==> flow/design.v <==
module PE(
    rst_n,
    in_valid,
    clk,
    up_in,
    left_in,
    right_out,
    down_out,
    result_out
);
input clk;
input rst_n;
input [7:0] up_in, left_in;
input in_valid;
output reg [7:0] right_out, down_out;
output reg [31:0] result_out;
always @(posedge clk or negedge rst_n) begin
    if(!rst_n) begin
        result_out <= 0;
        right_out <= 0;
        down_out <= 0;
    end
    else if(in_valid) begin
        result_out <= 0;
        right_out <= 0;
        down_out <= 0;
    end
    else begin
        result_out <= result_out + up_in * left_in;
        right_out <= left_in;
        down_out <= up_in;
    end
end
endmodule
module buffer (
    input clk,
    input rst_n,
    input in_valid,
    input [31:0] data_in,
    output reg [31:0] data_out
);
reg [7:0] r1_temp1;
reg [7:0] r2_temp1, r2_temp2;
reg [7:0] r3_temp1, r3_temp2, r3_temp3;
always @(posedge clk or negedge rst_n) begin
    if (!rst_n) begin
        data_out <= 32'b0;
        r1_temp1 <= 8'b0;
        r2_temp1 <= 8'b0;
        r2_temp2 <= 8'b0;
        r3_temp1 <= 8'b0;
        r3_temp2 <= 8'b0;
        r3_temp3 <= 8'b0;
    end 
    else if(in_valid) begin
        data_out <= 32'b0;
        r1_temp1 <= 8'b0;
        r2_temp1 <= 8'b0;
        r2_temp2 <= 8'b0;
        r3_temp1 <= 8'b0;
        r3_temp2 <= 8'b0;
        r3_temp3 <= 8'b0;
    end
    else begin
        r1_temp1 <= data_in[23:16];
        r2_temp1 <= r2_temp2;
        r2_temp2 <= data_in[15:8];
        r3_temp1 <= r3_temp2;
        r3_temp2 <= r3_temp3;
        r3_temp3 <= data_in[7:0];
        data_out <= {data_in[31:24], r1_temp1, r2_temp1, r3_temp1};
    end
end 
endmodule
module systolic_array(
    rst_n,
    in_valid,
    clk,
    in_a,
    in_b,
    out_c_r1,
    out_c_r2,
    out_c_r3,
    out_c_r4
);
input rst_n;
input in_valid;
input clk;
input [31:0] in_a;
input [31:0] in_b;
output [127:0] out_c_r1; 
output [127:0] out_c_r2;
output [127:0] out_c_r3;
output [127:0] out_c_r4;
wire [7:0] vertical_wire[4:0][3:0]; 
wire [7:0] horizontal_wire[3:0][4:0];  
wire [31:0] c_wire[3:0][3:0]; 
assign vertical_wire[0][0] = in_b[31:24];  
assign vertical_wire[0][1] = in_b[23:16];  
assign vertical_wire[0][2] = in_b[15:8];  
assign vertical_wire[0][3] = in_b[7:0];   
assign horizontal_wire[0][0] = in_a[31:24];  
assign horizontal_wire[1][0] = in_a[23:16];  
assign horizontal_wire[2][0] = in_a[15:8];   
assign horizontal_wire[3][0] = in_a[7:0];    
genvar i,j;
generate
    for(i=0;i<4;i=i+1) begin:ROW
        for(j=0;j<4;j=j+1) begin:COL
            PE pe(
                .rst_n(rst_n),
                .in_valid(in_valid),
                .clk(clk),
                .up_in(vertical_wire[i][j]),
                .left_in(horizontal_wire[i][j]),
                .right_out(horizontal_wire[i][j+1]),
                .down_out(vertical_wire[i+1][j]),
                .result_out(c_wire[i][j])
            );
        end
    end
endgenerate
assign out_c_r1 = {c_wire[0][0], c_wire[0][1], c_wire[0][2], c_wire[0][3]};
assign out_c_r2 = {c_wire[1][0], c_wire[1][1], c_wire[1][2], c_wire[1][3]};
assign out_c_r3 = {c_wire[2][0], c_wire[2][1], c_wire[2][2], c_wire[2][3]};
assign out_c_r4 = {c_wire[3][0], c_wire[3][1], c_wire[3][2], c_wire[3][3]};
endmodule
module TPU(
    clk,
    rst_n,
    in_valid,
    K,
    M,
    N,
    busy,
    A_wr_en,
    A_index,
    A_data_in,
    A_data_out,
    B_wr_en,
    B_index,
    B_data_in,
    B_data_out,
    C_wr_en,
    C_index,
    C_data_in,
    C_data_out
);
input clk;
input rst_n;
input            in_valid;
input [7:0]      K;
input [7:0]      M;
input [7:0]      N;
output reg       busy;
output reg          A_wr_en;
output reg [15:0]   A_index;
output     [31:0]   A_data_in;
input  [31:0]       A_data_out;
output reg          B_wr_en;
output reg [15:0]   B_index;
output     [31:0]   B_data_in;
input  [31:0]       B_data_out;
output reg          C_wr_en;
output reg [15:0]   C_index;
output reg [127:0]  C_data_in;
input  [127:0]      C_data_out;
assign A_data_in = 32'd0;
assign B_data_in = 32'd0;
reg [31:0] A_buffer_in, B_buffer_in;
reg [31:0] A_buffer_out, B_buffer_out;
wire [127:0] c_out[3:0];
buffer weight_buffer_A (
    .clk(clk),
    .rst_n(rst_n),
    .in_valid(in_valid),
    .data_in(A_buffer_in),
    .data_out(A_buffer_out)
);
buffer input_buffer_B (
    .clk(clk),
    .rst_n(rst_n),
    .in_valid(in_valid),
    .data_in(B_buffer_in),
    .data_out(B_buffer_out)
);
reg sa_valid;
systolic_array SA (
    .rst_n(rst_n),
    .in_valid(sa_valid),
    .clk(clk),
    .in_a(A_buffer_out),
    .in_b(B_buffer_out),
    .out_c_r1(c_out[0]),
    .out_c_r2(c_out[1]),
    .out_c_r3(c_out[2]),
    .out_c_r4(c_out[3])
);
reg [7:0] M_reg, N_reg, K_reg;
reg [7:0] tile_m, tile_n, tile_k;
reg [7:0] max_tile_m, max_tile_n, max_tile_k;
wire [127:0] c_row0 = c_out[0];
wire [127:0] c_row1 = c_out[1];
wire [127:0] c_row2 = c_out[2];
wire [127:0] c_row3 = c_out[3];
integer i, j;
localparam IDLE = 3'd0;
localparam LOAD = 3'd1;
localparam CALC = 3'd2;
localparam WRITEBACK = 3'd3;
localparam DONE = 3'd4;
reg [3:0] state, next_state;
reg [7:0] load_cnt, calc_cnt, wb_cnt;
reg [15:0] A_addr, B_addr, C_addr;
always @(*) begin
    if(tile_k == max_tile_k - 1) begin
        if(tile_k * 4 + load_cnt > K_reg) begin
            A_addr = (((tile_m * K_reg) + K_reg)) ;
            B_addr = (((tile_n * K_reg) + K_reg));
        end
        else begin
            A_addr = (((tile_m * K_reg) + (tile_k * 4))) + load_cnt;
            B_addr = (((tile_n * K_reg) + (tile_k * 4))) + load_cnt;
        end
    end
    else begin
        A_addr = (((tile_m * K_reg) + (tile_k * 4))) + load_cnt;
        B_addr = (((tile_n * K_reg) + (tile_k * 4))) + load_cnt;
    end
    C_addr = ((tile_n * M_reg) + (tile_m * 4)) + wb_cnt;
end
reg [15:0] next_tile_m, next_tile_n;
always @(*) begin
    if(tile_n < max_tile_n - 1) begin
        next_tile_n = tile_n + 1;
        next_tile_m = tile_m;
    end
    else begin
        next_tile_n = 0;
        if(tile_m < max_tile_m - 1) begin
            next_tile_m = tile_m + 1;
        end
        else begin
            next_tile_m = 0;
        end
    end
end
always @(posedge clk or negedge rst_n) begin
    if(!rst_n) begin
        M_reg <= 0;
        N_reg <= 0;
        K_reg <= 0;
        max_tile_m <= 0;
        max_tile_n <= 0; 
        max_tile_k <= 0;
        tile_k <= 0;
    end
    else if(in_valid) begin
        M_reg <= M;
        N_reg <= N;
        K_reg <= K;
        max_tile_m <= (M + 3) >> 2;  
        max_tile_n <= (N + 3) >> 2; 
        max_tile_k <= (K + 3) >> 2; 
        tile_k <= 0;
    end
end
always @(*) begin
    case(state)
        IDLE: begin
            if(in_valid)
                next_state = LOAD;
            else
                next_state = IDLE;
        end
        LOAD: begin
            if(load_cnt > K_reg || tile_k * 4 + load_cnt > K_reg) 
                next_state = CALC;
            else
                next_state = LOAD;
        end
        CALC: begin
            if(calc_cnt == 7)
                next_state = WRITEBACK;    
            else
                next_state = CALC;
        end
        WRITEBACK: begin
            if(wb_cnt > 3 || tile_m * 4 + wb_cnt >= M_reg) begin
                if(tile_n < max_tile_n - 1 || tile_m < max_tile_m - 1)
                    next_state = LOAD;
                else
                    next_state = DONE;
            end
            else
                next_state = WRITEBACK;
        end
        DONE: begin
            next_state = IDLE;
        end
        default: next_state = IDLE;
    endcase
end
always @(posedge clk or negedge rst_n) begin
    if(!rst_n) begin
        busy <= 0;
        A_wr_en <= 0;
        B_wr_en <= 0;
        C_wr_en <= 0;
        A_index <= 0;
        B_index <= 0;
        C_index <= 0;
        load_cnt <= 0;
        calc_cnt <= 0;
        wb_cnt <= 0;
        sa_valid <= 0;
        tile_m <= 0;
        tile_n <= 0;
        state <= IDLE;
    end
    else begin
        state <= next_state;
        case(state)
            IDLE: begin
                if(in_valid) begin
                    busy <= 1;
                    load_cnt <= 0;
                    calc_cnt <= 0;
                    wb_cnt <= 0;
                    sa_valid <= 1;
                end
                else begin
                    busy <= 0;
                end
                A_buffer_in <= 0;
                B_buffer_in <= 0;
                C_wr_en <= 0;
            end
            LOAD: begin
                A_index <= A_addr;
                B_index <= B_addr;
                sa_valid <= 0;
                if(tile_k * 4 + load_cnt > K_reg) begin
                    A_buffer_in <= 0; 
                    B_buffer_in <= 0;
                end
                else if(load_cnt == 0) begin
                    A_buffer_in <= 0; 
                    B_buffer_in <= 0;
                end
                else begin
                    A_buffer_in <= A_data_out;
                    B_buffer_in <= B_data_out;
                end
                if(load_cnt > K_reg) begin
                    load_cnt <= 0;
                end
                else begin
                    load_cnt <= load_cnt + 1;
                end
            end
            CALC: begin
                A_buffer_in <= 0;
                B_buffer_in <= 0;
                if(calc_cnt == 7) begin
                    calc_cnt <= 0;
                end
                else begin
                    calc_cnt <= calc_cnt + 1;
                end
            end
            WRITEBACK: begin
                if(wb_cnt <= 3 && tile_m * 4 + wb_cnt < M_reg) begin
                    C_wr_en <= 1;
                    C_index <= C_addr;
                    C_data_in <= c_out[wb_cnt];
                    wb_cnt <= wb_cnt + 1;
                end
                else begin
                    C_wr_en <= 0;
                    sa_valid <= 1;
                    tile_m <= next_tile_m;
                    tile_n <= next_tile_n;
                    wb_cnt <= 0;
                end
            end
            DONE: begin
                busy <= 0;
                C_wr_en <= 0;
            end
        endcase
        if(in_valid) begin
            tile_m <= 0;
            tile_n <= 0;
        end
    end
end
endmodule
## Reports on TPU

The steps from the RTL of TPU to its reports follow in flow order.
Lines are those of the file above, counted from 1.
The mark -- stands for no value.

| set-up | value |
|---|---|
| top module | TPU |
| clock | clk |
| cell library | sky130hd |
| library corner | tt_025C_1v80 |

## Word level

Counts by Yosys on the flattened word-level netlist (proc, flatten, opt, wreduce). Print and check cells are left out.

| operators by class | value |
|---|---|
| $add $sub $neg | 34 |
| multipliers | 21 |
| $lt $le $gt $ge | 8 |
| equality and inequality tests | 12 |
| muxes and demuxes | 94 |
| reductions and logical operators | 27 |

Operators by type and width:

| cell | count |
|---|---|
| 8-bit by 8-bit multiplier with 16-bit output | 21 |
| 32-bit two-way mux | 22 |
| 32-bit by 16-bit adder with 32-bit output | 16 |
| 128-bit parallel mux with 4-bit select | 1 |
| 8-bit two-way mux | 49 |
| 32-bit parallel mux with 2-bit select | 2 |
| 16-bit by 8-bit adder with 16-bit output | 5 |
| 8-bit by 32-bit less-than comparator with 1-bit output | 2 |
| 16-bit two-way mux | 4 |
| 8-bit parallel mux with 2-bit select | 3 |
| 8-bit by 1-bit adder with 8-bit output (second input constant) | 5 |
| 32-bit by 8-bit >= comparator with 1-bit output | 1 |
| 32-bit zero test | 1 |
| 8-bit by 1-bit subtractor with 9-bit output (second input constant) | 3 |
| 8-bit by 2-bit adder with 9-bit output (second input constant) | 3 |
| 16-bit by 10-bit adder with 16-bit output | 1 |
| 8-bit greater-than comparator | 2 |
| 2-bit nonzero test | 7 |
| 2-bit AND reduction | 6 |
| 3-bit parallel mux with 4-bit select | 1 |
| 10-bit by 8-bit adder with 11-bit output | 1 |
| 11-bit by 8-bit less-than comparator with 1-bit output | 1 |
| 3-bit AND reduction | 3 |
| 2-bit inequality test (second input constant) | 4 |
| 8-bit by 2-bit greater-than comparator with 1-bit output (second input constant) | 1 |
| 8-bit by 2-bit <= comparator with 1-bit output (second input constant) | 1 |
| 8-bit by 3-bit equality test with 1-bit output (second input constant) | 1 |
| 8-bit zero test | 1 |

Not listed: further kinds 16, cells in them 28.

| bit counts | value |
|---|---|
| flip-flop bits (word level) | 1190 |
| input bits | 219 |

## Depth

Depth = most cells in a row (Yosys ltp): at word level without a register or memory, in the mapped netlist without a sequential cell, where the memories' decode and read muxes count.

| depth | value |
|---|---|
| depth in word-level cells | 7 |
| ABC_AREA | 0 |
| mapped depth | 22 |
| depth with buffers taken out | 20 |

## Netlist

Source: synth_stat.txt of the flow (Yosys; design flattened, memories mapped). It holds for the ABC_AREA given above (unset counts as 0); a run with the other value may have another netlist.

| synthesis totals | value |
|---|---|
| standard cells after synthesis | 10235 |
| cell area after synthesis | 99003.7 um2 |
| sequential part of the area | 30715.7 um2 |
| flip-flops | 1189 |
| buffers | 364 |

Cells by type:

| type | count | total area (um2) |
|---|---|---|
| sky130_fd_sc_hd__dfrtp_1 | 996 | 2.49E+04 |
| sky130_fd_sc_hd__fa_1 | 986 | 1.97E+04 |
| sky130_fd_sc_hd__ha_1 | 851 | 1.06E+04 |
| sky130_fd_sc_hd__inv_1 | 2026 | 7.6E+03 |
| sky130_fd_sc_hd__edfxtp_1 | 192 | 5765.53 |
| sky130_fd_sc_hd__and2_1 | 720 | 4504.32 |
| sky130_fd_sc_hd__nand2_1 | 813 | 3.05E+03 |
| sky130_fd_sc_hd__nor2b_1 | 483 | 3.02E+03 |
| sky130_fd_sc_hd__nor2_1 | 558 | 2.09E+03 |
| sky130_fd_sc_hd__xnor2_1 | 211 | 1.85E+03 |
| sky130_fd_sc_hd__a21oi_1 | 297 | 1.49E+03 |
| sky130_fd_sc_hd__xor2_1 | 162 | 1.42E+03 |
| sky130_fd_sc_hd__mux2i_1 | 140 | 1.4E+03 |
| sky130_fd_sc_hd__a222oi_1 | 128 | 1.28E+03 |
| sky130_fd_sc_hd__o21ai_0 | 255 | 1.28E+03 |
| sky130_fd_sc_hd__clkbuf_1 | 277 | 1.04E+03 |
| sky130_fd_sc_hd__a21o_1 | 103 | 773.242 |
| sky130_fd_sc_hd__nand3_1 | 136 | 680.653 |

Not listed: further types 63, cells in them 901.
By module: a second synthesis without flattening, with its own total; a netlist apart from the flattened one above.

| second synthesis, totals | value |
|---|---|
| cells (unflattened synthesis) | 10756 |
| area total of the unflattened synthesis | 104736.7 um2 |

Each row is one instance without its submodules.

By module:

| module | times used | cells | area (um2) | sequential area (um2) |
|---|---|---|---|---|
| PE | 16 | 489 | 4594.4 | 1201.2 |
| TPU | 1 | 2596 | 26141.3 | 9095.0 |
| buffer | 2 | 168 | 2542.4 | 2001.9 |
| systolic_array | 1 | 0 | 0.0 | 0.0 |

## Path before layout

Source: OpenSTA report_checks on the synthesized netlist (no wires, ideal clock, input and output delay 20% of the period each), path of least setup slack; recovery checks are left aside. Register names are those of the netlist, which keeps one name where synthesis merged equal registers.

| timing after synthesis | value |
|---|---|
| path kind | register -> register |
| start | register tile_m[0] |
| end | register C_data_in[0] |
| clock period | 6500 ps |
| arrival | 8145 ps |
| data required time | 5883 ps |
| setup slack | -2262 ps |
| delay of the path | 8762 ps |
| stages on the path | 12 |
| path buffers | 1 |
| period reached after synthesis | 8762 ps |

"delay of the path" is the arrival time less input delay plus setup time.
"stages on the path" counts driving pins, that of a launching flip-flop among them; a cell with two outputs on the path counts twice.
"period reached after synthesis" is the clock period less the worst setup slack; recovery checks do not enter. This is arithmetic on one report: input and output delays are still those of the set period (20% each).
The rows between start and end are the longest chain of elaborated cells between them; the timing report does not say that the signal goes this way. Where chains are equally long, one stands for them.
Each line given opens the expression or statement behind the cell; cells for indexed reads and writes are added by Yosys, which also makes memories of some case tables.
A register here has more assigning lines than the two given.

| on the way, after synthesis | value |
|---|---|
| path through | sky130_fd_sc_hd__dfrtp_1 > sky130_fd_sc_hd__ha_1 > sky130_fd_sc_hd__fa_1 > sky130_fd_sc_hd__xor2_1 > sky130_fd_sc_hd__ha_1 > sky130_fd_sc_hd__a21o_1 > sky130_fd_sc_hd__a211o_1 > sky130_fd_sc_hd__o221ai_1 > sky130_fd_sc_hd__and2_1 > sky130_fd_sc_hd__nand3_1 > sky130_fd_sc_hd__clkbuf_1 > sky130_fd_sc_hd__nor2_1 |
| cells in the longest elaborated chain | 4 |
| elaborated cells between the ends (all ways) | 4 |
| classes of those cells | add/sub: 1; compare: 1; reduce/logical: 2 |

RTL lines, path after synthesis:

| what | RTL line | source |
|---|---|---|
| start: declaration | 200 | `reg [7:0] tile_m, tile_n, tile_k;` |
| start: assignment | 317 | `tile_m <= 0;` |
| start: assignment | 382 | `tile_m <= next_tile_m;` |
| 10-bit by 8-bit adder with 11-bit output | 373 | `if(wb_cnt <= 3 && tile_m * 4 + wb_cnt < M_reg) begin` |
| 11-bit by 8-bit less-than comparator with 1-bit output | 373 |  |
| 1-bit logical AND | 373 |  |
| 3-bit AND reduction | -- |  |
| end: assignment | 376 | `C_data_in <= c_out[wb_cnt];` |
| end: declaration | 166 | `output reg [127:0]  C_data_in;` |

## Worst path after layout

Path of least setup slack in the final report of run 1 (OpenROAD, finished layout, wires in). Where an end is a register, its clock arrival counts in the times.
The path's times are printed in steps of 10 ps; the period is the one set.

| timing after layout | value |
|---|---|
| path kind | register -> register |
| start | register tile_n[5] |
| end | register C_index[15] |
| clock period | 5820 ps |
| arrival | 6140 ps |
| data required time | 6450 ps |
| setup slack | 300 ps |
| stages on the path | 20 |
| path buffers | 0 |

The rows between start and end are the longest chain of elaborated cells between them; the timing report does not say that the signal goes this way. Where chains are equally long, one stands for them.
A register here has more assigning lines than the two given.

| on the way, after layout | value |
|---|---|
| path through | sky130_fd_sc_hd__dfrtp_1 > sky130_fd_sc_hd__and2_1 > sky130_fd_sc_hd__fa_1 > sky130_fd_sc_hd__fa_1 > sky130_fd_sc_hd__inv_1 > sky130_fd_sc_hd__fa_1 > sky130_fd_sc_hd__inv_1 > sky130_fd_sc_hd__fa_1 > sky130_fd_sc_hd__inv_1 > sky130_fd_sc_hd__fa_1 > sky130_fd_sc_hd__inv_1 > sky130_fd_sc_hd__ha_1 > sky130_fd_sc_hd__o21a_1 > sky130_fd_sc_hd__o31a_1 > sky130_fd_sc_hd__o211a_1 > sky130_fd_sc_hd__o21a_1 > sky130_fd_sc_hd__o21a_1 > sky130_fd_sc_hd__o41ai_1 > sky130_fd_sc_hd__xnor2_1 > sky130_fd_sc_hd__o21ai_0 |
| cells in the longest elaborated chain | 3 |
| elaborated cells between the ends (all ways) | 3 |
| classes of those cells | add/sub: 2; mul: 1 |

RTL lines, path after layout:

| what | RTL line | source |
|---|---|---|
| start: declaration | 200 | `reg [7:0] tile_m, tile_n, tile_k;` |
| start: assignment | 318 | `tile_n <= 0;` |
| start: assignment | 383 | `tile_n <= next_tile_n;` |
| 8-bit by 8-bit multiplier with 16-bit output | 230 | `C_addr = ((tile_n * M_reg) + (tile_m * 4)) + wb_cnt;` |
| 16-bit by 10-bit adder with 16-bit output | 230 |  |
| 16-bit by 8-bit adder with 16-bit output | 230 |  |
| end: assignment | 312 | `C_index <= 0;` |
| end: assignment | 375 | `C_index <= C_addr;` |
| end: declaration | 165 | `output reg [15:0]   C_index;` |

==> results <==
Settings and measured results of 2 stored flow runs for module TPU (sky130hd), not sorted in any way. The constraints put input and output delay at 20% of the set period each and load the outputs with 0.01 pF.
By "total power of the final layout" is meant OpenSTA's value without simulated activity: inputs other than the clock are taken to toggle once in ten clock periods, and the tool carries that through the logic.

#### Run 1

| setting | value |
|---|---|
| CORE_UTILIZATION | `70` |
| PLACE_DENSITY | `0.6` |
| period_ns | `5.82` |
| CAP_MARGIN | `20` |
| CORE_MARGIN | `2` |
| SLEW_MARGIN | `20` |

| result | value |
|---|---|
| total power of the final layout | 31900 uW |
| worst hold slack in the final report | 428 ps |
| sum of negative setup slack | 0 ps |
| smallest setup slack | 304 ps |
| full die area | 144457.0 um2 |
| standard-cell area after layout | 108341.0 um2 |
| mapped cell area after synthesis | 99003.7 um2 |

#### Run 2

| setting | value |
|---|---|
| ABC_AREA | `1` |
| CELL_PAD_IN_SITES_GLOBAL_PLACEMENT | `3` |
| CORE_ASPECT_RATIO | `0.72` |
| CORE_MARGIN | `5` |
| CORE_UTILIZATION | `49` |
| GPL_TIMING_DRIVEN | `0` |
| HOLD_SLACK_MARGIN | `-0.07` |
| PLACE_DENSITY_LB_ADDON | `0.22` |
| period_ns | `9.26` |
| CAP_MARGIN | `20` |
| SLEW_MARGIN | `20` |

Did not finish, placement stopped with FLW-0024.
